==> flow/design.v <==
`timescale 1ns / 1ps
module pixel_generation(
    input clk,                               
    input reset,                             
    input video_on,                          
    input [9:0] x, y,    
    input KEY_UP, KEY_DOWN, KEY_LEFT, KEY_RIGHT,
    output reg [11:0] rgb                    
    );
    reg [1:0] direction;
    reg [1:0] game_state;
    reg [1:0] lives_rem;
    reg game_result;
    reg [1:0] gs;                            
    reg gr;                                  
    parameter X_MAX = 639;                   
    parameter Y_MAX = 479;                   
    parameter SQ_RGB = 12'h00F;              
    parameter BG_RGB = 12'h000;              
    parameter SQUARE_SIZE = 32;              
    parameter SQUARE_VELOCITY_POS = 1;           
    parameter SQUARE_VELOCITY_NEG = 1;
    parameter RECT_RGB = 12'hFFF;
    parameter FLAG_RGB = 12'hF00;
    parameter FLAG_STICK_RGB = 12'hFF0;
    parameter GAME_OVER_RGB = 12'hF0F;
    parameter GAME_START_RGB = 12'h000;
    parameter START_RGB = 12'hFFF;
    parameter WON_RGB = 12'hFFF;
    parameter LOST_RGB = 12'hFFF;
    parameter LIVES_RGB = 12'hF0F;
    wire refresh_tick;
    assign refresh_tick = ((y == 481) && (x == 0)) ? 1 : 0;
    wire [9:0] sq_x_l, sq_x_r;               
    wire [9:0] sq_y_t, sq_y_b;               
    reg [9:0] sq_x_reg, sq_y_reg;            
    wire [9:0] sq_x_next, sq_y_next;         
    reg [9:0] x_delta_reg, y_delta_reg;      
    reg [9:0] x_delta_next, y_delta_next;    
    always @(posedge clk or posedge reset)
        if(reset) begin
            sq_x_reg <= 0;
            sq_y_reg <= 430;
            x_delta_reg <= SQUARE_VELOCITY_POS;
            y_delta_reg <= SQUARE_VELOCITY_POS;
            direction <= 2'b00;
            game_state <= 2'b00;
            lives_rem <= 2'b11;
            game_result <= 1'b0;
        end
        else begin
            gs = game_state;
            gr = game_result;
            if (gs == 2'b00 && KEY_UP) gs = 2'b01;
            if (gs == 2'b10 && KEY_UP) begin
                gs = 2'b00;
                lives_rem  <= 2'b11;
            end
            if (gs == 2'b01) begin
            if (gs == 2'b01) begin
                if (
                ((direction == 2'b10) &&!((sq_x_reg - x_delta_reg) >= 100 &&(sq_x_reg - x_delta_reg) <= 200 && (sq_y_reg >= 50-31) && (sq_y_reg <= 150)) &&
                            !((sq_x_reg - x_delta_reg) >= 120 && (sq_x_reg - x_delta_reg) <= 140 && (sq_y_reg >= 0) && (sq_y_reg <= 70)) &&
                            !((sq_x_reg - x_delta_reg) >= 240 && (sq_x_reg - x_delta_reg) <= 280 && (sq_y_reg >= 120-31) && (sq_y_reg <= 180)) &&
                            !((sq_x_reg - x_delta_reg) >= 320 && (sq_x_reg - x_delta_reg) <= 340 && (sq_y_reg >= 0) && (sq_y_reg <= 90)) && 
                            !((sq_x_reg - x_delta_reg) >= 470 && (sq_x_reg - x_delta_reg) <= 590 && (sq_y_reg >= 35-31) && (sq_y_reg <= 150)) &&
                            !((sq_x_reg - x_delta_reg) >= 550 && (sq_x_reg - x_delta_reg) <= 640 && (sq_y_reg >= 250-31) && (sq_y_reg <= 270)) &&
                            !((sq_x_reg - x_delta_reg) >= 500 && (sq_x_reg - x_delta_reg) <= 530 && (sq_y_reg >= 320-31) && (sq_y_reg <= 480)) &&
                            !((sq_x_reg - x_delta_reg) >= 140 && (sq_x_reg - x_delta_reg) <= 220 && (sq_y_reg >= 380-31) && (sq_y_reg <= 480)) &&
                            !((sq_x_reg - x_delta_reg) >= 180 && (sq_x_reg - x_delta_reg) <= 280 && (sq_y_reg >= 300-31) && (sq_y_reg <= 320)) &&
                            !((sq_x_reg - x_delta_reg) >= 260 && (sq_x_reg - x_delta_reg) <= 370 && (sq_y_reg >= 230-31) && (sq_y_reg <= 250)) &&
                            !((sq_x_reg - x_delta_reg) >= 60 &&  (sq_x_reg - x_delta_reg) <= 90 &&   (sq_y_reg >= 160-31) && (sq_y_reg <= 180)) &&
                            !((sq_x_reg - x_delta_reg) >= 320 && (sq_x_reg - x_delta_reg) <= 340 && (sq_y_reg >= 280-31) && (sq_y_reg <= 300)) &&
                            !((sq_x_reg - x_delta_reg) >= 420 && (sq_x_reg - x_delta_reg) <= 440 && (sq_y_reg >= 290-31) && (sq_y_reg <= 320)) &&
                            !((sq_x_reg - x_delta_reg) >= 60 && (sq_x_reg - x_delta_reg) <= 140 && (sq_y_reg >= 260-31) && (sq_y_reg <= 290)) &&
                            !((sq_x_reg - x_delta_reg) >= 490 && (sq_x_reg - x_delta_reg) <= 510 && (sq_y_reg >= 180-31) && (sq_y_reg <= 280)) &&
                            !((sq_x_reg - x_delta_reg) >= 490 && (sq_x_reg - x_delta_reg) <= 510 && (sq_y_reg >= 180-31) && (sq_y_reg <= 280)) &&    
                            !((sq_x_reg - x_delta_reg) >= 120 && (sq_x_reg - x_delta_reg) <= 140 && (sq_y_reg >= 270-31) && (sq_y_reg <= 320))) 
                            ||
                   ((direction == 2'b11) &&!((sq_x_reg + x_delta_reg +16 ) >= 100 && (sq_x_reg + x_delta_reg +16) <= 200 && (sq_y_reg >= 50-31) && (sq_y_reg <= 150)) &&
                            !((sq_x_reg + x_delta_reg +16 ) >= 120 && (sq_x_reg + x_delta_reg +16) <= 140 && (sq_y_reg >= 0) && (sq_y_reg <= 70)) &&
                            !((sq_x_reg + x_delta_reg +16 ) >= 240 && (sq_x_reg + x_delta_reg +16) <= 280 && (sq_y_reg >= 120-31) && (sq_y_reg <= 180)) &&
                            !((sq_x_reg + x_delta_reg +16 ) >= 320 && (sq_x_reg + x_delta_reg +16) <= 340 && (sq_y_reg >= 0 ) && (sq_y_reg <= 90)) && 
                            !((sq_x_reg + x_delta_reg +16 ) >= 470 && (sq_x_reg + x_delta_reg +16) <= 590 && (sq_y_reg >= 35-31 ) && (sq_y_reg <= 150)) &&
                            !((sq_x_reg + x_delta_reg +16 ) >= 550 && (sq_x_reg + x_delta_reg +16) <= 640 && (sq_y_reg >= 250-31) && (sq_y_reg <= 270)) &&
                            !((sq_x_reg + x_delta_reg +16 ) >= 500 && (sq_x_reg + x_delta_reg +16) <= 530 && (sq_y_reg >= 320-31) && (sq_y_reg <= 480)) &&
                            !((sq_x_reg + x_delta_reg +16 ) >= 140 && (sq_x_reg + x_delta_reg +16) <= 220 && (sq_y_reg >= 380-31) && (sq_y_reg <= 480)) &&
                            !((sq_x_reg + x_delta_reg +16 ) >= 180 && (sq_x_reg + x_delta_reg +16) <= 280 && (sq_y_reg >= 300-31) && (sq_y_reg <= 320)) &&
                            !((sq_x_reg + x_delta_reg +16 ) >= 260 && (sq_x_reg + x_delta_reg +16) <= 370 && (sq_y_reg >= 230-31) && (sq_y_reg <= 250)) &&
                            !((sq_x_reg + x_delta_reg +16 ) >= 60 &&  (sq_x_reg + x_delta_reg +16) <= 90 &&  (sq_y_reg >= 160-31) && (sq_y_reg <= 180)) &&
                            !((sq_x_reg + x_delta_reg +16 ) >= 320 && (sq_x_reg + x_delta_reg +16) <= 340 && (sq_y_reg >= 280-31) && (sq_y_reg <= 300)) &&
                            !((sq_x_reg + x_delta_reg +16 ) >= 420 && (sq_x_reg + x_delta_reg +16) <= 440 && (sq_y_reg >= 290-31) && (sq_y_reg <= 320)) &&
                            !((sq_x_reg + x_delta_reg +16 ) >= 60 && (sq_x_reg + x_delta_reg +16) <= 140 && (sq_y_reg >= 260-31) && (sq_y_reg <= 290)) &&
                            !((sq_x_reg + x_delta_reg + 16) >= 490 && (sq_x_reg + x_delta_reg+16) <= 510 && (sq_y_reg >= 180-31) && (sq_y_reg <= 280)) &&
                            !((sq_x_reg + x_delta_reg + 16) >= 490 && (sq_x_reg + x_delta_reg+16) <= 510 && (sq_y_reg >= 180-31) && (sq_y_reg <= 280)) &&  
                            !((sq_x_reg + x_delta_reg +16 ) >= 120 && (sq_x_reg + x_delta_reg +16) <= 140 && (sq_y_reg >= 270-31) && (sq_y_reg <= 320)))
                            ||
                  ((direction == 2'b00) &&!((sq_y_reg - y_delta_reg) >= 50 &&  (sq_y_reg - y_delta_reg) <= 150 && (sq_x_reg >= 100-15) && (sq_x_reg <= 200)) &&
                            !((sq_y_reg - y_delta_reg) >= 0 &&   (sq_y_reg - y_delta_reg) <= 70 && (sq_x_reg >= 120-15) && (sq_x_reg <= 140)) &&
                            !((sq_y_reg - y_delta_reg) >= 120 && (sq_y_reg - y_delta_reg) <= 180 && (sq_x_reg >= 220) && (sq_x_reg <= 280)) &&
                            !((sq_y_reg - y_delta_reg) >= 0 &&   (sq_y_reg - y_delta_reg) <= 90 && (sq_x_reg >= 320-15) && (sq_x_reg <= 340))  &&
                            !((sq_y_reg - y_delta_reg) >= 35 &&   (sq_y_reg - y_delta_reg) <= 150 && (sq_x_reg >= 470-15) && (sq_x_reg <= 590)) &&
                            !((sq_y_reg - y_delta_reg) >= 250 && (sq_y_reg - y_delta_reg) <= 270 && (sq_x_reg >= 550-15) && (sq_x_reg <= 640)) && 
                            !((sq_y_reg - y_delta_reg) >= 320 && (sq_y_reg - y_delta_reg) <= 480 && (sq_x_reg >= 500-15) && (sq_x_reg <= 530)) &&
                            !((sq_y_reg - y_delta_reg) >= 380 && (sq_y_reg - y_delta_reg) <= 480 && (sq_x_reg >= 140-15) && (sq_x_reg <= 220)) &&
                            !((sq_y_reg - y_delta_reg) >= 300 && (sq_y_reg - y_delta_reg) <= 320 && (sq_x_reg >= 180-15) && (sq_x_reg <= 280))  &&
                            !((sq_y_reg - y_delta_reg) >= 230 && (sq_y_reg - y_delta_reg) <= 250 && (sq_x_reg >= 260-15) && (sq_x_reg <= 370)) &&
                            !((sq_y_reg - y_delta_reg) >= 160 && (sq_y_reg - y_delta_reg) <= 180 && (sq_x_reg >= 60-15) && (sq_x_reg <= 90)) &&
                            !((sq_y_reg - y_delta_reg) >= 280 && (sq_y_reg - y_delta_reg) <= 300 && (sq_x_reg >= 320-15) && (sq_x_reg <= 340)) &&
                            !((sq_y_reg - y_delta_reg) >= 290 && (sq_y_reg - y_delta_reg) <= 320 && (sq_x_reg >= 420-15) && (sq_x_reg <= 440)) &&
                            !((sq_y_reg - y_delta_reg) >= 260 && (sq_y_reg - y_delta_reg) <= 290 && (sq_x_reg >= 60-15) && (sq_x_reg <= 140)) &&
                            !((sq_y_reg - y_delta_reg) >= 180 &&   (sq_y_reg - y_delta_reg) <= 280 && (sq_x_reg >= 490-15) && (sq_x_reg <= 510)) &&
                            !((sq_y_reg - y_delta_reg) >= 180 &&   (sq_y_reg - y_delta_reg) <= 280 && (sq_x_reg >= 490-15) && (sq_x_reg <= 510)) &&  
                            !((sq_y_reg - y_delta_reg) >= 270 && (sq_y_reg - y_delta_reg) <= 320 && (sq_x_reg >= 120-15) && (sq_x_reg <= 140)))
                            ||
                    ((direction == 2'b01) && !((sq_y_reg + y_delta_reg +32) >= 50 && (sq_y_reg + y_delta_reg +32) <= 150 && (sq_x_reg >= 100-15) && (sq_x_reg <= 200)) &&
                            !((sq_y_reg + y_delta_reg +32) >= 0 && (sq_y_reg + y_delta_reg +32) <= 70 && (sq_x_reg >= 120-15) && (sq_x_reg <= 140)) &&
                            !((sq_y_reg + y_delta_reg +32) >= 120 && (sq_y_reg + y_delta_reg +32) <= 180 && (sq_x_reg >= 220) && (sq_x_reg <= 280)) &&
                            !((sq_y_reg + y_delta_reg +32) >= 0 && (sq_y_reg + y_delta_reg +32) <= 90 && (sq_x_reg >= 320-15) && (sq_x_reg <= 340))  &&
                            !((sq_y_reg + y_delta_reg +32) >= 35 && (sq_y_reg + y_delta_reg +32) <= 150 && (sq_x_reg >= 470-15) && (sq_x_reg <= 590)) &&
                            !((sq_y_reg + y_delta_reg +32) >= 250 && (sq_y_reg + y_delta_reg +32) <= 270 && (sq_x_reg >= 550-15) && (sq_x_reg <= 640)) && 
                            !((sq_y_reg + y_delta_reg +32) >= 320 && (sq_y_reg + y_delta_reg +32) <= 480 && (sq_x_reg >= 500-15) && (sq_x_reg <= 530)) &&
                            !((sq_y_reg + y_delta_reg +32) >= 380 && (sq_y_reg + y_delta_reg +32) <= 480 && (sq_x_reg >= 140-15) && (sq_x_reg <= 220)) &&
                            !((sq_y_reg + y_delta_reg +32) >= 300 && (sq_y_reg + y_delta_reg +32) <= 320 && (sq_x_reg >= 180-15) && (sq_x_reg <= 280))  &&
                            !((sq_y_reg + y_delta_reg +32) >= 230 && (sq_y_reg + y_delta_reg +32) <= 250 && (sq_x_reg >= 260-15) && (sq_x_reg <= 370)) &&
                            !((sq_y_reg + y_delta_reg +32) >= 160 && (sq_y_reg + y_delta_reg +32) <= 180 && (sq_x_reg >= 60-15) && (sq_x_reg <= 90)) &&
                            !((sq_y_reg + y_delta_reg +32) >= 280 && (sq_y_reg + y_delta_reg +32) <= 300 && (sq_x_reg >= 320-15) && (sq_x_reg <= 340)) &&
                            !((sq_y_reg + y_delta_reg +32) >= 290 && (sq_y_reg + y_delta_reg +32) <= 320 && (sq_x_reg >= 420-15) && (sq_x_reg <= 440)) &&
                            !((sq_y_reg + y_delta_reg +32) >= 260 && (sq_y_reg + y_delta_reg +32) <= 290 && (sq_x_reg >= 60-15) && (sq_x_reg <= 140)) &&
                            !((sq_y_reg + y_delta_reg +32) >= 180 && (sq_y_reg + y_delta_reg +32) <= 280 && (sq_x_reg >= 490-15) && (sq_x_reg <= 510)) &&
                            !((sq_y_reg + y_delta_reg +32) >= 180 && (sq_y_reg + y_delta_reg +32) <= 280 && (sq_x_reg >= 490-15) && (sq_x_reg <= 510)) &&  
                            !((sq_y_reg + y_delta_reg +32) >= 270 && (sq_y_reg + y_delta_reg +32) <= 320 && (sq_x_reg >= 120-15) && (sq_x_reg <= 140)))
                ) begin
                    sq_x_reg <= sq_x_next;
                    sq_y_reg <= sq_y_next;
                    x_delta_reg <= x_delta_next;
                    y_delta_reg <= y_delta_next;
                end
                else begin
                    if (lives_rem == 2'b11) lives_rem <= 2'b10; 
                    else if (lives_rem == 2'b10) lives_rem <= 2'b01;
                    else if (lives_rem == 2'b01) lives_rem <= 2'b00;  
                end                                 
                if (KEY_UP) direction <= 2'b00;  
                else if (KEY_DOWN) direction <= 2'b01;  
                else if (KEY_LEFT) direction <= 2'b10;  
                else if (KEY_RIGHT) direction <= 2'b11;  
                if (sq_x_r >= 610 && sq_y_t <= 30) begin
                    gs = 2'b10;
                    gr = 1'b1;
                    sq_x_reg <= 0;
                    sq_y_reg <= 430;
                end
                else if (lives_rem == 2'b00) begin
                    gs = 2'b10;
                    gr = 1'b0;
                    sq_x_reg <= 0;
                    sq_y_reg <= 430;
                end
            end
        end
            game_state <= gs;
            game_result <= gr;
    end
    assign sq_x_l = sq_x_reg;                    
    assign sq_y_t = sq_y_reg;                    
    assign sq_x_r = (sq_x_l + SQUARE_SIZE) - 16;    
    assign sq_y_b = sq_y_t + SQUARE_SIZE - 1;    
    wire sq_on;
    assign sq_on = (sq_x_l <= x) && (x <= sq_x_r) && (sq_y_t <= y) && (y <= sq_y_b) && game_state == 2'b01;
    assign sq_x_next = (refresh_tick) ?
    (sq_x_r >= X_MAX) ? sq_x_reg - x_delta_reg :   
    (sq_x_l <= 0) ? sq_x_reg + x_delta_reg :
    ((direction == 2'b10) &&!((sq_x_reg - x_delta_reg) >= 100 &&(sq_x_reg - x_delta_reg) <= 200 && (sq_y_reg >= 50-31) && (sq_y_reg <= 150)) &&
                            !((sq_x_reg - x_delta_reg) >= 120 && (sq_x_reg - x_delta_reg) <= 140 && (sq_y_reg >= 0) && (sq_y_reg <= 70)) &&
                            !((sq_x_reg - x_delta_reg) >= 240 && (sq_x_reg - x_delta_reg) <= 280 && (sq_y_reg >= 120-31) && (sq_y_reg <= 180)) &&
                            !((sq_x_reg - x_delta_reg) >= 320 && (sq_x_reg - x_delta_reg) <= 340 && (sq_y_reg >= 0) && (sq_y_reg <= 90)) && 
                            !((sq_x_reg - x_delta_reg) >= 490 && (sq_x_reg - x_delta_reg) <= 510 && (sq_y_reg >= 180-31) && (sq_y_reg <= 280)) &&    
                            !((sq_x_reg - x_delta_reg) >= 470 && (sq_x_reg - x_delta_reg) <= 590 && (sq_y_reg >= 35-31) && (sq_y_reg <= 150)) &&
                            !((sq_x_reg - x_delta_reg) >= 550 && (sq_x_reg - x_delta_reg) <= 640 && (sq_y_reg >= 250-31) && (sq_y_reg <= 270)) &&
                            !((sq_x_reg - x_delta_reg) >= 500 && (sq_x_reg - x_delta_reg) <= 530 && (sq_y_reg >= 320-31) && (sq_y_reg <= 480)) &&
                            !((sq_x_reg - x_delta_reg) >= 140 && (sq_x_reg - x_delta_reg) <= 220 && (sq_y_reg >= 380-31) && (sq_y_reg <= 480)) &&
                            !((sq_x_reg - x_delta_reg) >= 180 && (sq_x_reg - x_delta_reg) <= 280 && (sq_y_reg >= 300-31) && (sq_y_reg <= 320)) &&
                            !((sq_x_reg - x_delta_reg) >= 260 && (sq_x_reg - x_delta_reg) <= 370 && (sq_y_reg >= 230-31) && (sq_y_reg <= 250)) &&
                            !((sq_x_reg - x_delta_reg) >= 60 &&  (sq_x_reg - x_delta_reg) <= 90 &&   (sq_y_reg >= 160-31) && (sq_y_reg <= 180)) &&
                            !((sq_x_reg - x_delta_reg) >= 320 && (sq_x_reg - x_delta_reg) <= 340 && (sq_y_reg >= 280-31) && (sq_y_reg <= 300)) &&
                            !((sq_x_reg - x_delta_reg) >= 420 && (sq_x_reg - x_delta_reg) <= 440 && (sq_y_reg >= 290-31) && (sq_y_reg <= 320)) &&
                            !((sq_x_reg - x_delta_reg) >= 60 && (sq_x_reg - x_delta_reg) <= 140 && (sq_y_reg >= 260-31) && (sq_y_reg <= 290)) &&
                            !((sq_x_reg - x_delta_reg) >= 120 && (sq_x_reg - x_delta_reg) <= 140 && (sq_y_reg >= 270-31) && (sq_y_reg <= 320)))
                            ? (sq_x_reg - x_delta_reg) :
    ((direction == 2'b11) &&!((sq_x_reg + x_delta_reg +16 ) >= 100 && (sq_x_reg + x_delta_reg +16) <= 200 && (sq_y_reg >= 50-31) && (sq_y_reg <= 150)) &&
                            !((sq_x_reg + x_delta_reg +16 ) >= 120 && (sq_x_reg + x_delta_reg +16) <= 140 && (sq_y_reg >= 0) && (sq_y_reg <= 70)) &&
                            !((sq_x_reg + x_delta_reg +16 ) >= 240 && (sq_x_reg + x_delta_reg +16) <= 280 && (sq_y_reg >= 120-31) && (sq_y_reg <= 180)) &&
                            !((sq_x_reg + x_delta_reg +16 ) >= 320 && (sq_x_reg + x_delta_reg +16) <= 340 && (sq_y_reg >= 0 ) && (sq_y_reg <= 90)) && 
                            !((sq_x_reg + x_delta_reg + 16) >= 490 && (sq_x_reg + x_delta_reg+16) <= 510 && (sq_y_reg >= 180-31) && (sq_y_reg <= 280)) && 
                            !((sq_x_reg + x_delta_reg +16 ) >= 470 && (sq_x_reg + x_delta_reg +16) <= 590 && (sq_y_reg >= 35-31 ) && (sq_y_reg <= 150)) &&
                            !((sq_x_reg + x_delta_reg +16 ) >= 550 && (sq_x_reg + x_delta_reg +16) <= 640 && (sq_y_reg >= 250-31) && (sq_y_reg <= 270)) &&
                            !((sq_x_reg + x_delta_reg +16 ) >= 500 && (sq_x_reg + x_delta_reg +16) <= 530 && (sq_y_reg >= 320-31) && (sq_y_reg <= 480)) &&
                            !((sq_x_reg + x_delta_reg +16 ) >= 140 && (sq_x_reg + x_delta_reg +16) <= 220 && (sq_y_reg >= 380-31) && (sq_y_reg <= 480)) &&
                            !((sq_x_reg + x_delta_reg +16 ) >= 180 && (sq_x_reg + x_delta_reg +16) <= 280 && (sq_y_reg >= 300-31) && (sq_y_reg <= 320)) &&
                            !((sq_x_reg + x_delta_reg +16 ) >= 260 && (sq_x_reg + x_delta_reg +16) <= 370 && (sq_y_reg >= 230-31) && (sq_y_reg <= 250)) &&
                            !((sq_x_reg + x_delta_reg +16 ) >= 60 &&  (sq_x_reg + x_delta_reg +16) <= 90 &&  (sq_y_reg >= 160-31) && (sq_y_reg <= 180)) &&
                            !((sq_x_reg + x_delta_reg +16 ) >= 320 && (sq_x_reg + x_delta_reg +16) <= 340 && (sq_y_reg >= 280-31) && (sq_y_reg <= 300)) &&
                            !((sq_x_reg + x_delta_reg +16 ) >= 420 && (sq_x_reg + x_delta_reg +16) <= 440 && (sq_y_reg >= 290-31) && (sq_y_reg <= 320)) &&
                            !((sq_x_reg + x_delta_reg +16 ) >= 60 && (sq_x_reg + x_delta_reg +16) <= 140 && (sq_y_reg >= 260-31) && (sq_y_reg <= 290)) &&
                            !((sq_x_reg + x_delta_reg +16 ) >= 120 && (sq_x_reg + x_delta_reg +16) <= 140 && (sq_y_reg >= 270-31) && (sq_y_reg <= 320)))
                            ? (sq_x_reg + x_delta_reg) : sq_x_reg :
    sq_x_reg;
assign sq_y_next = (refresh_tick) ?
    (sq_y_t <= 0) ? sq_y_reg + y_delta_reg :     
    (sq_y_b >= Y_MAX) ? sq_y_reg - y_delta_reg :
    ((direction == 2'b00) &&!((sq_y_reg - y_delta_reg) >= 50 &&  (sq_y_reg - y_delta_reg) <= 150 && (sq_x_reg >= 100-15) && (sq_x_reg <= 200)) &&
                            !((sq_y_reg - y_delta_reg) >= 0 &&   (sq_y_reg - y_delta_reg) <= 70 && (sq_x_reg >= 120-15) && (sq_x_reg <= 140)) &&
                            !((sq_y_reg - y_delta_reg) >= 120 && (sq_y_reg - y_delta_reg) <= 180 && (sq_x_reg >= 220) && (sq_x_reg <= 280)) &&
                            !((sq_y_reg - y_delta_reg) >= 0 &&   (sq_y_reg - y_delta_reg) <= 90 && (sq_x_reg >= 320-15) && (sq_x_reg <= 340))  &&
                            !((sq_y_reg - y_delta_reg) >= 180 &&   (sq_y_reg - y_delta_reg) <= 280 && (sq_x_reg >= 490-15) && (sq_x_reg <= 510)) &&
                            !((sq_y_reg - y_delta_reg) >= 35 &&   (sq_y_reg - y_delta_reg) <= 150 && (sq_x_reg >= 470-15) && (sq_x_reg <= 590)) &&
                            !((sq_y_reg - y_delta_reg) >= 250 && (sq_y_reg - y_delta_reg) <= 270 && (sq_x_reg >= 550-15) && (sq_x_reg <= 640)) && 
                            !((sq_y_reg - y_delta_reg) >= 320 && (sq_y_reg - y_delta_reg) <= 480 && (sq_x_reg >= 500-15) && (sq_x_reg <= 530)) &&
                            !((sq_y_reg - y_delta_reg) >= 380 && (sq_y_reg - y_delta_reg) <= 480 && (sq_x_reg >= 140-15) && (sq_x_reg <= 220)) &&
                            !((sq_y_reg - y_delta_reg) >= 300 && (sq_y_reg - y_delta_reg) <= 320 && (sq_x_reg >= 180-15) && (sq_x_reg <= 280))  &&
                            !((sq_y_reg - y_delta_reg) >= 230 && (sq_y_reg - y_delta_reg) <= 250 && (sq_x_reg >= 260-15) && (sq_x_reg <= 370)) &&
                            !((sq_y_reg - y_delta_reg) >= 160 && (sq_y_reg - y_delta_reg) <= 180 && (sq_x_reg >= 60-15) && (sq_x_reg <= 90)) &&
                            !((sq_y_reg - y_delta_reg) >= 280 && (sq_y_reg - y_delta_reg) <= 300 && (sq_x_reg >= 320-15) && (sq_x_reg <= 340)) &&
                            !((sq_y_reg - y_delta_reg) >= 290 && (sq_y_reg - y_delta_reg) <= 320 && (sq_x_reg >= 420-15) && (sq_x_reg <= 440)) &&
                            !((sq_y_reg - y_delta_reg) >= 260 && (sq_y_reg - y_delta_reg) <= 290 && (sq_x_reg >= 60-15) && (sq_x_reg <= 140)) &&
                            !((sq_y_reg - y_delta_reg) >= 270 && (sq_y_reg - y_delta_reg) <= 320 && (sq_x_reg >= 120-15) && (sq_x_reg <= 140)))
                            ? (sq_y_reg - y_delta_reg) :
    ((direction == 2'b01) && !((sq_y_reg + y_delta_reg +32) >= 50 && (sq_y_reg + y_delta_reg +32) <= 150 && (sq_x_reg >= 100-15) && (sq_x_reg <= 200)) &&
                            !((sq_y_reg + y_delta_reg +32) >= 0 && (sq_y_reg + y_delta_reg +32) <= 70 && (sq_x_reg >= 120-15) && (sq_x_reg <= 140)) &&
                            !((sq_y_reg + y_delta_reg +32) >= 120 && (sq_y_reg + y_delta_reg +32) <= 180 && (sq_x_reg >= 220) && (sq_x_reg <= 280)) &&
                            !((sq_y_reg + y_delta_reg +32) >= 0 && (sq_y_reg + y_delta_reg +32) <= 90 && (sq_x_reg >= 320-15) && (sq_x_reg <= 340))  &&
                            !((sq_y_reg + y_delta_reg +32) >= 35 && (sq_y_reg + y_delta_reg +32) <= 150 && (sq_x_reg >= 470-15) && (sq_x_reg <= 590)) &&
                            !((sq_y_reg + y_delta_reg +32) >= 180 && (sq_y_reg + y_delta_reg +32) <= 280 && (sq_x_reg >= 490-15) && (sq_x_reg <= 510)) &&
                            !((sq_y_reg + y_delta_reg +32) >= 250 && (sq_y_reg + y_delta_reg +32) <= 270 && (sq_x_reg >= 550-15) && (sq_x_reg <= 640)) && 
                            !((sq_y_reg + y_delta_reg +32) >= 320 && (sq_y_reg + y_delta_reg +32) <= 480 && (sq_x_reg >= 500-15) && (sq_x_reg <= 530)) &&
                            !((sq_y_reg + y_delta_reg +32) >= 380 && (sq_y_reg + y_delta_reg +32) <= 480 && (sq_x_reg >= 140-15) && (sq_x_reg <= 220)) &&
                            !((sq_y_reg + y_delta_reg +32) >= 300 && (sq_y_reg + y_delta_reg +32) <= 320 && (sq_x_reg >= 180-15) && (sq_x_reg <= 280))  &&
                            !((sq_y_reg + y_delta_reg +32) >= 230 && (sq_y_reg + y_delta_reg +32) <= 250 && (sq_x_reg >= 260-15) && (sq_x_reg <= 370)) &&
                            !((sq_y_reg + y_delta_reg +32) >= 160 && (sq_y_reg + y_delta_reg +32) <= 180 && (sq_x_reg >= 60-15) && (sq_x_reg <= 90)) &&
                            !((sq_y_reg + y_delta_reg +32) >= 280 && (sq_y_reg + y_delta_reg +32) <= 300 && (sq_x_reg >= 320-15) && (sq_x_reg <= 340)) &&
                            !((sq_y_reg + y_delta_reg +32) >= 290 && (sq_y_reg + y_delta_reg +32) <= 320 && (sq_x_reg >= 420-15) && (sq_x_reg <= 440)) &&
                            !((sq_y_reg + y_delta_reg +32) >= 260 && (sq_y_reg + y_delta_reg +32) <= 290 && (sq_x_reg >= 60-15) && (sq_x_reg <= 140)) &&
                            !((sq_y_reg + y_delta_reg +32) >= 270 && (sq_y_reg + y_delta_reg +32) <= 320 && (sq_x_reg >= 120-15) && (sq_x_reg <= 140)))
                            ? (sq_y_reg + y_delta_reg) : sq_y_reg:
    sq_y_reg;
    always @* begin
        x_delta_next = x_delta_reg;
        y_delta_next = y_delta_reg;
       if(sq_y_t < 1)                               
           y_delta_next = 1;                        
       else if(sq_x_r >= X_MAX)                    
           x_delta_next = 1;                        
       else if (sq_x_r >= 300) 
           x_delta_next = 2;
    end
    wire rect_on;
    assign rect_on = ((x >= 100 && x <= 200) && (y >= 50 && y <= 150) ||
               (x >= 120 && x <= 140) && (y >= 0 && y <= 70) ||
               (x >= 240 && x <= 280) && (y >= 120 && y <= 180) ||
               (x >= 320 && x <= 340) && (y >= 0 && y <= 90) ||
               (x >= 490 && x <=510) &&  (y>= 180 && y <=280) ||      
               (x >= 470 && x <= 590) && (y >= 35 && y <= 150) ||
               (x >= 550 && x <= 640) && (y >= 250 && y <= 270) ||
               (x >= 500 && x <= 530) && (y >= 320 && y <= 480) ||
               (x >= 140 && x <= 220) && (y >= 380 && y <= 480) ||
               (x >= 180 && x <= 280) && (y >= 300 && y <= 320) ||
               (x >= 260 && x <= 370) && (y >= 230 && y <= 250) ||
               (x >= 60 && x <= 90) && (y >= 160 && y <= 180) ||
               (x >= 320 && x <= 340) && (y >= 280 && y <= 300) ||
               (x >= 420 && x <= 440) && (y >= 290 && y <= 320) ||
               (x >= 60 && x <= 140) && (y >= 260 && y <= 290) ||
               (x >= 120 && x <= 140) && (y >= 270 && y <= 320)) && (game_state == 2'b01);
    wire flag_on;
    assign flag_on = ((x >= 610 && x <= 630) && (y >= 0 && y <= 30) && (game_state == 2'b01));
    wire flag_stick_on;
    assign flag_stick_on = ((x >= 630 && x <= 635) && (y >= 0 && y <= 50) && (game_state == 2'b01));
    wire s_on;
    assign s_on = ((x >= 100 && x <= 140) && (y >= 200 && y <= 220) ||   
                   (x >= 100 && x <= 120) && (y >= 220 && y <= 240) ||   
                   (x >= 100 && x <= 140) && (y >= 240 && y <= 260) ||   
                   (x >= 120 && x <= 140) && (y >= 260 && y <= 280) ||   
                   (x >= 100 && x <= 140) && (y >= 280 && y <= 300)) && game_state == 2'b00;    
    wire t_on;
    assign t_on = ((x >= 160 && x <= 200) && (y >= 200 && y <= 220) ||   
                   (x >= 175 && x <= 185) && (y >= 200 && y <= 300)) && game_state == 2'b00;
    wire a_on;
    assign a_on = ((x >= 220 && x <= 240) && (y >= 200 && y <= 300) ||   
                   (x >= 240 && x <= 260) && (y >= 200 && y <= 220) ||   
                   (x >= 240 && x <= 260) && (y >= 240 && y <= 260) ||   
                   (x >= 260 && x <= 280) && (y >= 200 && y <= 300)) && game_state == 2'b00;    
    wire r_on;
    assign r_on =((x >= 300 && x <= 315) && (y >= 200 && y <= 250) ||   
                   (x >= 315 && x <= 325) && (y >= 200 && y <= 215) ||   
                   (x >= 325 && x <= 340) && (y >= 200 && y <= 250) ||
                   (x >= 315 && x <= 325) && (y >= 225 && y <= 250) ||
                   (x >= 300 && x <= 320) && (y >= 250 && y <= 300) ||
                   (x >= 335 && x <= 345) && (y >= 250 && y <= 290)) && game_state == 2'b00;  
    wire t2_on;
    assign t2_on = ((x >= 360 && x <= 400) && (y >= 200 && y <= 220) ||   
                    (x >= 375 && x <= 385) && (y >= 220 && y <= 300)) && game_state == 2'b00;    
    wire won_on;
     assign won_on = (
    ((x >= 290) && (x <= 300) && (y >= 210) && (y <= 260)) ||
    ((x >= 310) && (x <= 320) && (y >= 220) && (y <= 260)) ||
    ((x >= 330) && (x <= 340) && (y >= 210) && (y <= 260)) ||
    ((x >= 300) && (x <= 310) && (y >= 250) && (y <= 260)) ||
    ((x >= 320) && (x <= 330) && (y >= 250) && (y <= 260)) ||
    ((x >= 360) && (x <= 370) && (y >= 210) && (y <= 260)) ||
    ((x >= 380) && (x <= 390) && (y >= 210) && (y <= 260)) ||
    ((x >= 370) && (x <= 380) && (y >= 210) && (y <= 220)) ||
    ((x >= 370) && (x <= 380) && (y >= 250) && (y <= 260)) ||
    ((x >= 410) && (x <= 420) && (y >= 210) && (y <= 260)) ||
    ((x >= 430) && (x <= 440) && (y >= 210) && (y <= 260)) ||
    ((x >= 420) && (x <= 430) && (y >= 210) && (y <= 220))
) && (game_state == 2'b10) && (game_result == 1'b1);
    wire loss_on;
    assign loss_on =  (
    ((x >= 280) && (x <= 290) && (y >= 200) && (y <= 240)) ||
    ((x >= 290) && (x <= 320) && (y >= 230) && (y <= 240)) ||
    ((x >= 330) && (x <= 340) && (y >= 200) && (y <= 240)) ||
    ((x >= 360) && (x <= 370) && (y >= 200) && (y <= 240)) ||
    ((x >= 340) && (x <= 360) && (y >= 200) && (y <= 210)) ||
    ((x >= 340) && (x <= 360) && (y >= 230) && (y <= 240)) ||
    ((x >= 390) && (x <= 420) && (y >= 200) && (y <= 210)) ||
    ((x >= 390) && (x <= 400) && (y >= 210) && (y <= 220)) ||
    ((x >= 390) && (x <= 420) && (y >= 220) && (y <= 230)) ||
    ((x >= 410) && (x <= 420) && (y >= 230) && (y <= 240)) ||
    ((x >= 390) && (x <= 420) && (y >= 240) && (y <= 250)) ||
    ((x >= 440) && (x <= 470) && (y >= 200) && (y <= 210)) ||
    ((x >= 450) && (x <= 460) && (y >= 210) && (y <= 240)))
 && (game_state == 2'b10) && (game_result == 1'b0);
    wire three_on;
    assign three_on = (
    ((x >= 535) && (x <= 600) && (y >= 400) && (y <= 420)) ||
    ((x >= 535) && (x <= 600) && (y >= 440) && (y <= 460)) ||
    ((x >= 535) && (x <= 600) && (y >= 480) && (y <= 500)) ||
    ((x >= 535) && (x <= 600) && (y >= 520) && (y <= 540)) && game_state == 2'b01 && lives_rem == 2'b11);
    wire two_on;
    assign two_on = (
    ((x >= 5) && (x <= 15) && (y >= 5) && (y <= 10)) ||
    ((x >= 12) && (x <= 15) && (y >= 10) && (y <= 17)) ||
    ((x >= 5) && (x <= 12) && (y >= 15) && (y <= 17)) ||
    ((x >= 5) && (x <= 8) && (y >= 17) && (y <= 24)) ||
    ((x >= 5) && (x <= 15) && (y >= 24) && (y <= 34)) && game_state == 2'b01 && lives_rem == 2'b10
) ;
    wire one_on;
    assign one_on = (((x >= 5) && (x <= 10) && (y >= 5) && (y <= 25))
    && game_state == 2'b01 && lives_rem == 2'b01
    ); 
    always @*
        if (~video_on)
            rgb = 12'h000;           
        else if (sq_on)
            rgb = SQ_RGB;            
        else if (rect_on)
            rgb = RECT_RGB;          
        else if (flag_on)
            rgb = FLAG_RGB;
        else if (flag_stick_on)
            rgb = FLAG_STICK_RGB;
        else if (s_on && game_state == 2'b00)
            rgb = 12'hF00;           
        else if (t_on && game_state == 2'b00)
            rgb = 12'h0F0;           
        else if (a_on && game_state == 2'b00)
            rgb = 12'h00F;           
        else if (r_on && game_state == 2'b00)
            rgb = 12'h0F0;        
        else if (t2_on && game_state == 2'b00)
            rgb = 12'hF00;           
        else if (won_on && game_state == 2'b10 && game_result == 1'b1)
            rgb = 12'h000;
        else if (loss_on && game_state == 2'b10 && game_result == 1'b0)
            rgb = 12'h000;
        else if (!loss_on && !won_on && game_state == 2'b10)  
            rgb = GAME_OVER_RGB;     
        else
            rgb = BG_RGB;          
endmodule
**Tool chain data of pixel_generation**

Tool output for the design above before and after an edit, in the order of the flow.
"before" refers to lines of the RTL above, "after" to lines of the edited file.
"difference" is "after" less "before", of the values as shown; "relative change" is that difference over "before", in percent.
Operators: Yosys type, input widths -> output width; for muxes data width and select width s.
Library cell names are shortened.
Not given: --

- Design top: pixel_generation
- Clock port: clk
- Library: sky130hd
- Corner: tt_025C_1v80

**Edit of the RTL**

Unified diff, file above to edited file.
This change comes from a script, not from a designer. The edited design behaves differently; no optimisation was intended.

```diff
@@ -38,16 +38,6 @@
     reg [9:0] x_delta_reg, y_delta_reg;      
     reg [9:0] x_delta_next, y_delta_next;    
-    always @(posedge clk or posedge reset)
-        if(reset) begin
-            sq_x_reg <= 0;
-            sq_y_reg <= 430;
-            x_delta_reg <= SQUARE_VELOCITY_POS;
-            y_delta_reg <= SQUARE_VELOCITY_POS;
-            direction <= 2'b00;
-            game_state <= 2'b00;
-            lives_rem <= 2'b11;
-            game_result <= 1'b0;
-        end
-        else begin
+    always @(posedge clk)
+        begin
             gs = game_state;
             gr = game_result;
```

**Word-level counts**

Source: Yosys, flattened and elaborated, memories not mapped. Widths are those after wreduce. Registers that Yosys merges into a memory's read port (data or address) are not register bits. Print and check cells do not count.

Bit counts:

| item | before | after | difference | relative change (%) |
|---|---|---|---|---|
| word-level cells | 993 | 983 | -10 | -1.01 |
| bits in registers | 37 | 29 | -8 | -21.62 |
| input port bits | 27 | 27 | 0 | 0.00 |
| output and inout bits | 12 | 12 | 0 | 0.00 |

Operators by class:

| item | before | after | difference | relative change (%) |
|---|---|---|---|---|
| mux-type cells | 49 | 44 | -5 | -10.20 |
| bitwise logic cells | 2 | 2 | 0 | 0.00 |
| reduce/logical cells | 635 | 629 | -6 | -0.94 |
| eq/ne operators | 11 | 11 | 0 | 0.00 |
| $lt $le $gt $ge | 275 | 275 | 0 | 0.00 |
| $add $sub $neg | 14 | 14 | 0 | 0.00 |

Operator list:

| operator | before | after | difference | relative change (%) |
|---|---|---|---|---|
| $mux 10 | 18 | 12 | -6 | -33.33 |
| $mux 1 | 3 | 5 | +2 | +66.67 |
| $reduce_and 4->1 | 3 | 1 | -2 | -66.67 |
| $reduce_bool 3->1 | 2 | 0 | -2 | -100.00 |
| $reduce_bool 6->1 | 2 | 0 | -2 | -100.00 |
| $reduce_or 2->1 | 0 | 2 | +2 | -- |
| $mux 2 | 15 | 14 | -1 | -6.67 |
| $reduce_and 2->1 | 2 | 1 | -1 | -50.00 |
| $add 10x10->10 | 1 | 0 | -1 | -100.00 |
| $add 10x10->11 | 1 | 0 | -1 | -100.00 |
| $reduce_bool 4->1 | 1 | 0 | -1 | -100.00 |
| $sub 10x10->10 | 1 | 0 | -1 | -100.00 |
| $sub 10x10->11 | 1 | 0 | -1 | -100.00 |
| $add 10x2->10 | 0 | 1 | +1 | -- |
| $add 10x2->11 | 0 | 1 | +1 | -- |
| $sub 10x2->10 | 0 | 1 | +1 | -- |
| $sub 10x2->11 | 0 | 1 | +1 | -- |
| $logic_and 1x1->1 | 498 | 498 | 0 | 0.00 |
| $logic_not 1->1 | 66 | 66 | 0 | 0.00 |
| $logic_or 1x1->1 | 55 | 55 | 0 | 0.00 |
| $ge 10x9->1 const B | 42 | 42 | 0 | 0.00 |
| $le 10x9->1 const B | 41 | 41 | 0 | 0.00 |
| $ge 32x9->1 const B | 26 | 26 | 0 | 0.00 |
| $ge 10x8->1 const B | 25 | 25 | 0 | 0.00 |
| $le 32x9->1 const B | 22 | 22 | 0 | 0.00 |
| $le 10x8->1 const B | 19 | 19 | 0 | 0.00 |
| $ge 32x8->1 const B | 14 | 14 | 0 | 0.00 |
| $mux 12 | 13 | 13 | 0 | 0.00 |

Not every row of either side is listed.

**Longest topological paths**

Yosys ltp: most cells in a row. Word level: on the elaborated netlist, between registers, memories and ports. Mapped: between sequential cells and ports; inverters and the memories' decode and read muxes count.

Logic depth:

| item | before | after | difference | relative change (%) |
|---|---|---|---|---|
| depth after elaboration | 34 | 34 | 0 | 0.00 |
| ABC_AREA | 0 | 0 | -- | -- |
| depth in mapped cells | 20 | 20 | 0 | 0.00 |
| mapped depth without buffers | 15 | 17 | +2 | +13.33 |

**After synthesis**

Source: synth_stat.txt of the flow (Yosys; design flattened, memories mapped). It holds for the ABC_AREA given above (unset counts as 0); a run with the other value may have another netlist.

Cells by type:

| cell | before | after | difference | relative change (%) |
|---|---|---|---|---|
| nand2_1 | 144 | 170 | +26 | +18.06 |
| dfrtp_1 | 24 | 0 | -24 | -100.00 |
| edfxtp_1 | 0 | 23 | +23 | -- |
| o21a_1 | 28 | 10 | -18 | -64.29 |
| clkbuf_1 | 82 | 97 | +15 | +18.29 |
| nand3_1 | 62 | 77 | +15 | +24.19 |
| buf_2 | 30 | 17 | -13 | -43.33 |
| nor2_1 | 166 | 154 | -12 | -7.23 |
| nor4_1 | 36 | 24 | -12 | -33.33 |
| a31oi_1 | 39 | 50 | +11 | +28.21 |
| dfxtp_1 | 0 | 11 | +11 | -- |
| a21oi_1 | 141 | 151 | +10 | +7.09 |
| dfstp_2 | 10 | 0 | -10 | -100.00 |
| nand2b_1 | 29 | 20 | -9 | -31.03 |
| a211oi_1 | 27 | 18 | -9 | -33.33 |
| buf_1 | 22 | 13 | -9 | -40.91 |
| o22ai_1 | 18 | 9 | -9 | -50.00 |
| a21boi_0 | 7 | 16 | +9 | +128.57 |

Not every row of either side is listed.

Synthesis totals:

| item | before | after | difference | relative change (%) |
|---|---|---|---|---|
| flip-flops | 34 | 34 | 0 | 0.00 |
| chip area (Yosys) (µm²) | 11662.4 | 10988.0 | -674.4 | -5.78 |
| cells in the netlist | 1779 | 1712 | -67 | -3.77 |
| sequential part of the area (µm²) | 863.3 | 910.9 | +47.6 | +5.51 |
| buffer cells | 149 | 136 | -13 | -8.72 |

**Path before layout**

Source: OpenSTA report_checks on the synthesized netlist (no wires, ideal clock, input and output delay 20% of the period each), path of least setup slack; recovery checks are left aside. Register names are those of the netlist, which keeps one name where synthesis merged equal registers.

Timing path post-synthesis:

| item | before | after | difference | relative change (%) |
|---|---|---|---|---|
| path type | input-to-output | input-to-output | -- | -- |
| from | input x[1] | input x[3] | -- | -- |
| to | output rgb[1] | output rgb[1] | -- | -- |
| output delay (ns) | 2.000 | 2.000 | 0.000 | 0.00 |
| slack (ns) | 2.996 | 3.382 | +0.386 | -- |
| path buffers | 2 | 2 | 0 | 0.00 |
| data required time (ns) | 8.000 | 8.000 | 0.000 | 0.00 |
| data arrival time (ns) | 5.004 | 4.618 | -0.386 | -7.71 |
| external input delay (ns) | 2.000 | 2.000 | 0.000 | 0.00 |
| stages | 15 | 12 | -3 | -20.00 |
| period (ns) | 10.0 | 10.0 | 0.0 | 0.00 |
| launch time at the first pin (ns) | 2.000 | 2.000 | 0.000 | 0.00 |
| delay of the path (ns) | 3.004 | 2.618 | -0.386 | -12.85 |
| period reached after synthesis (ns) | 7.004 | 6.618 | -0.386 | -5.51 |

"delay of the path" is the arrival time less input delay plus setup time.
At an output port there is no setup time.
"stages": output pins that drive a net of the path, with the launching flip-flop's if there is one; two outputs of one cell count as two.
"period reached after synthesis" is the clock period less the worst setup slack; recovery checks do not enter. This is arithmetic on one report: input and output delays are still those of the set period (20% each).
The rows between start and end are the longest chain of elaborated cells between them; the timing report does not say that the signal goes this way. Where chains are equally long, one stands for them.
A line is the first line of the expression or statement that the cell stems from. Yosys adds cells for indexed reads and writes and turns some case tables into memories.

Between the ends, post-synthesis, before:
- Path through: clkbuf_1 inv_1 ha_1 nor2b_1 o21a_1 o21a_1 o21a_1 o21a_1 o21a_1 o21a_1 o21ai_0 a21oi_1 or4_1 a41oi_1 buf_4
- Length of the longest elaborated chain: 34
- Elaborated cells on any way between the ends: 302
- Classes of those cells: compare (73); mux (13); reduce/logical (216)

RTL lines, path post-synthesis, before:

| item | RTL line | source |
|---|---|---|
| from (decl) | 6 | `input [9:0] x, y,` |
| $ge 10x9->1 | 319 | `((x >= 280) && (x <= 290) && (y >= 200) && (y <= 240)) \|\|` |
| $logic_and 1x1->1 x3 | 319 |  |
| $logic_or 1x1->1 x12 | 319 |  |
| $logic_and 1x1->1 x2 | 318 | `assign loss_on =  (` |
| $logic_not 1->1 | 376 | `else if (!loss_on && !won_on && game_state == 2'b10)` |
| $logic_and 1x1->1 x2 | 376 |  |
| $mux 12 | 376 |  |
| (+5 left out) | -- |  |
| $mux 12 | 364 | `else if (t_on && game_state == 2'b00)` |
| $mux 12 | 362 | `else if (s_on && game_state == 2'b00)` |
| $mux 12 | 360 | `else if (flag_stick_on)` |
| $mux 12 | 358 | `else if (flag_on)` |
| $mux 12 | 356 | `else if (rect_on)` |
| $mux 12 | 354 | `else if (sq_on)` |
| $mux 12 | 352 | `if (~video_on)` |
| to (decl) | 8 | `output reg [11:0] rgb` |

Nets of the timed path that keep an RTL name, with a line that drives or declares them; the list need not be complete.

Nets with RTL names, path post-synthesis, before:

| net | RTL line |
|---|---|
| rgb[0] | 352 |

Between the ends, post-synthesis, after:
- Path through: clkbuf_1 inv_1 nor2_1 o21ai_0 nand3_1 a21oi_1 a32oi_1 o21ai_0 or4_1 o31ai_1 a41oi_1 buf_4
- Length of the longest elaborated chain: 34
- Elaborated cells on any way between the ends: 302
- Classes of those cells: compare (73); mux (13); reduce/logical (216)

RTL lines, path post-synthesis, after:

| item | RTL line | source |
|---|---|---|
| from (decl) | 6 | `input [9:0] x, y,` |
| $ge 10x9->1 | 309 | `((x >= 280) && (x <= 290) && (y >= 200) && (y <= 240)) \|\|` |
| $logic_and 1x1->1 x3 | 309 |  |
| $logic_or 1x1->1 x12 | 309 |  |
| $logic_and 1x1->1 x2 | 308 | `assign loss_on =  (` |
| $logic_not 1->1 | 366 | `else if (!loss_on && !won_on && game_state == 2'b10)` |
| $logic_and 1x1->1 x2 | 366 |  |
| $mux 12 | 366 |  |
| (+5 left out) | -- |  |
| $mux 12 | 354 | `else if (t_on && game_state == 2'b00)` |
| $mux 12 | 352 | `else if (s_on && game_state == 2'b00)` |
| $mux 12 | 350 | `else if (flag_stick_on)` |
| $mux 12 | 348 | `else if (flag_on)` |
| $mux 12 | 346 | `else if (rect_on)` |
| $mux 12 | 344 | `else if (sq_on)` |
| $mux 12 | 342 | `if (~video_on)` |
| to (decl) | 8 | `output reg [11:0] rgb` |

Nets with RTL names, path post-synthesis, after:

| net | RTL line |
|---|---|
| rgb[0] | 342 |

**Path in the finished layout**

Path of least setup slack in the final report of the runs of set A (OpenROAD, finished layout, wires in). Where an end is a register, its clock arrival counts in the times.

Timing path after layout:

| item | before | after | difference | relative change (%) |
|---|---|---|---|---|
| path type | input-to-output | input-to-output | -- | -- |
| from | input x[3] | input y[9] | -- | -- |
| to | output rgb[2] | output rgb[2] | -- | -- |
| launch time at the first pin (ns) | 1.74 | 1.74 | 0.00 | 0.00 |
| data arrival time (ns) | 6.14 | 5.95 | -0.19 | -3.09 |
| slack (ns) | 0.83 | 1.01 | +0.18 | -- |
| path buffers | 2 | 2 | 0 | 0.00 |
| data required time (ns) | 6.97 | 6.97 | 0.00 | 0.00 |
| external input delay (ns) | 1.74 | 1.74 | 0.00 | 0.00 |
| stages | 13 | 10 | -3 | -23.08 |
| output delay (ns) | 1.74 | 1.74 | 0.00 | 0.00 |
| period (ns) | 8.71 | 8.71 | 0.00 | 0.00 |

The rows between start and end are the longest chain of elaborated cells between them; the timing report does not say that the signal goes this way. Where chains are equally long, one stands for them.

Between the ends, after layout, before:
- Path through: clkdlybuf4s50_1 and2_1 a211oi_1 o21ai_0 a21oi_1 a32o_1 a21oi_1 o21ai_0 nand2_1 a21oi_1 o41ai_1 a41oi_1 clkdlybuf4s50_1
- Length of the longest elaborated chain: 34
- Elaborated cells on any way between the ends: 302
- Classes of those cells: compare (73); mux (13); reduce/logical (216)

RTL lines, path after layout, before:

| item | RTL line | source |
|---|---|---|
| from (decl) | 6 | `input [9:0] x, y,` |
| $ge 10x9->1 | 319 | `((x >= 280) && (x <= 290) && (y >= 200) && (y <= 240)) \|\|` |
| $logic_and 1x1->1 x3 | 319 |  |
| $logic_or 1x1->1 x12 | 319 |  |
| $logic_and 1x1->1 x2 | 318 | `assign loss_on =  (` |
| $logic_not 1->1 | 376 | `else if (!loss_on && !won_on && game_state == 2'b10)` |
| $logic_and 1x1->1 x2 | 376 |  |
| $mux 12 | 376 |  |
| (+5 left out) | -- |  |
| $mux 12 | 364 | `else if (t_on && game_state == 2'b00)` |
| $mux 12 | 362 | `else if (s_on && game_state == 2'b00)` |
| $mux 12 | 360 | `else if (flag_stick_on)` |
| $mux 12 | 358 | `else if (flag_on)` |
| $mux 12 | 356 | `else if (rect_on)` |
| $mux 12 | 354 | `else if (sq_on)` |
| $mux 12 | 352 | `if (~video_on)` |
| to (decl) | 8 | `output reg [11:0] rgb` |

Between the ends, after layout, after:
- Path through: clkdlybuf4s50_1 nor2_1 o31ai_1 o311a_1 a32oi_1 o21ai_0 or4_1 o31ai_1 a41oi_1 clkdlybuf4s50_1
- Length of the longest elaborated chain: 33
- Elaborated cells on any way between the ends: 250
- Classes of those cells: compare (41); mux (13); reduce/logical (196)

RTL lines, path after layout, after:

| item | RTL line | source |
|---|---|---|
| from (decl) | 6 | `input [9:0] x, y,` |
| $ge 10x8->1 | 309 | `((x >= 280) && (x <= 290) && (y >= 200) && (y <= 240)) \|\|` |
| $logic_and 1x1->1 x2 | 309 |  |
| $logic_or 1x1->1 x12 | 309 |  |
| $logic_and 1x1->1 x2 | 308 | `assign loss_on =  (` |
| $logic_not 1->1 | 366 | `else if (!loss_on && !won_on && game_state == 2'b10)` |
| $logic_and 1x1->1 x2 | 366 |  |
| $mux 12 | 366 |  |
| (+5 left out) | -- |  |
| $mux 12 | 354 | `else if (t_on && game_state == 2'b00)` |
| $mux 12 | 352 | `else if (s_on && game_state == 2'b00)` |
| $mux 12 | 350 | `else if (flag_stick_on)` |
| $mux 12 | 348 | `else if (flag_on)` |
| $mux 12 | 346 | `else if (rect_on)` |
| $mux 12 | 344 | `else if (sq_on)` |
| $mux 12 | 342 | `if (~video_on)` |
| to (decl) | 8 | `output reg [11:0] rgb` |

**Measured runs**

Runs of the flow (Yosys, OpenROAD) on both versions; the two runs of a pair have the same settings. The constraints put input and output delay at 20% of the set period each and load the outputs with 0.01 pF.

Flow settings, set A:
- CORE_UTILIZATION: 40
- period_ns: 8.71
- CAP_MARGIN: 20
- CORE_MARGIN: 2
- SLEW_MARGIN: 20

Results, set A:

| item | before | after | difference | relative change (%) |
|---|---|---|---|---|
| netlist area reported by Yosys (µm²) | 11662.4 | 10988.0 | -674.4 | -5.78 |
| clock period achieved (ns) | 7.885 | 7.695 | -0.190 | -2.41 |
| utilization (%) | 43.3 | 43.5 | +0.2 | -- |
| area of the die (µm²) | 30537.6 | 28811.7 | -1725.9 | -5.65 |
| worst slack on setup checks (ns) | 0.825 | 1.015 | +0.190 | -- |
| worst-case hold slack (ns) | 0.499 | 0.451 | -0.048 | -- |

Flow settings, set B:
- CELL_PAD_IN_SITES_DETAIL_PLACEMENT: 2
- CELL_PAD_IN_SITES_GLOBAL_PLACEMENT: 0
- CORE_UTILIZATION: 29
- PLACE_DENSITY: 0.94
- SETUP_SLACK_MARGIN: -0.78
- period_ns: 13.2
- CAP_MARGIN: 20
- CORE_MARGIN: 2
- SLEW_MARGIN: 20

Results, set B:

| item | before | after | difference | relative change (%) |
|---|---|---|---|---|
| netlist area reported by Yosys (µm²) | 11662.4 | 10988.0 | -674.4 | -5.78 |
| clock period achieved (ns) | 10.298 | 10.171 | -0.127 | -1.23 |
| utilization (%) | 31.6 | 31.8 | +0.2 | -- |
| area of the die (µm²) | 41834.6 | 39461.8 | -2372.8 | -5.67 |
| worst slack on setup checks (ns) | 2.902 | 3.029 | +0.127 | -- |
| worst-case hold slack (ns) | 0.542 | 0.490 | -0.052 | -- |

"clock period achieved" is the run's clock period less its worst setup slack. It is reckoned from that one timing run; input and output delays stay at 20% of the period that was set.
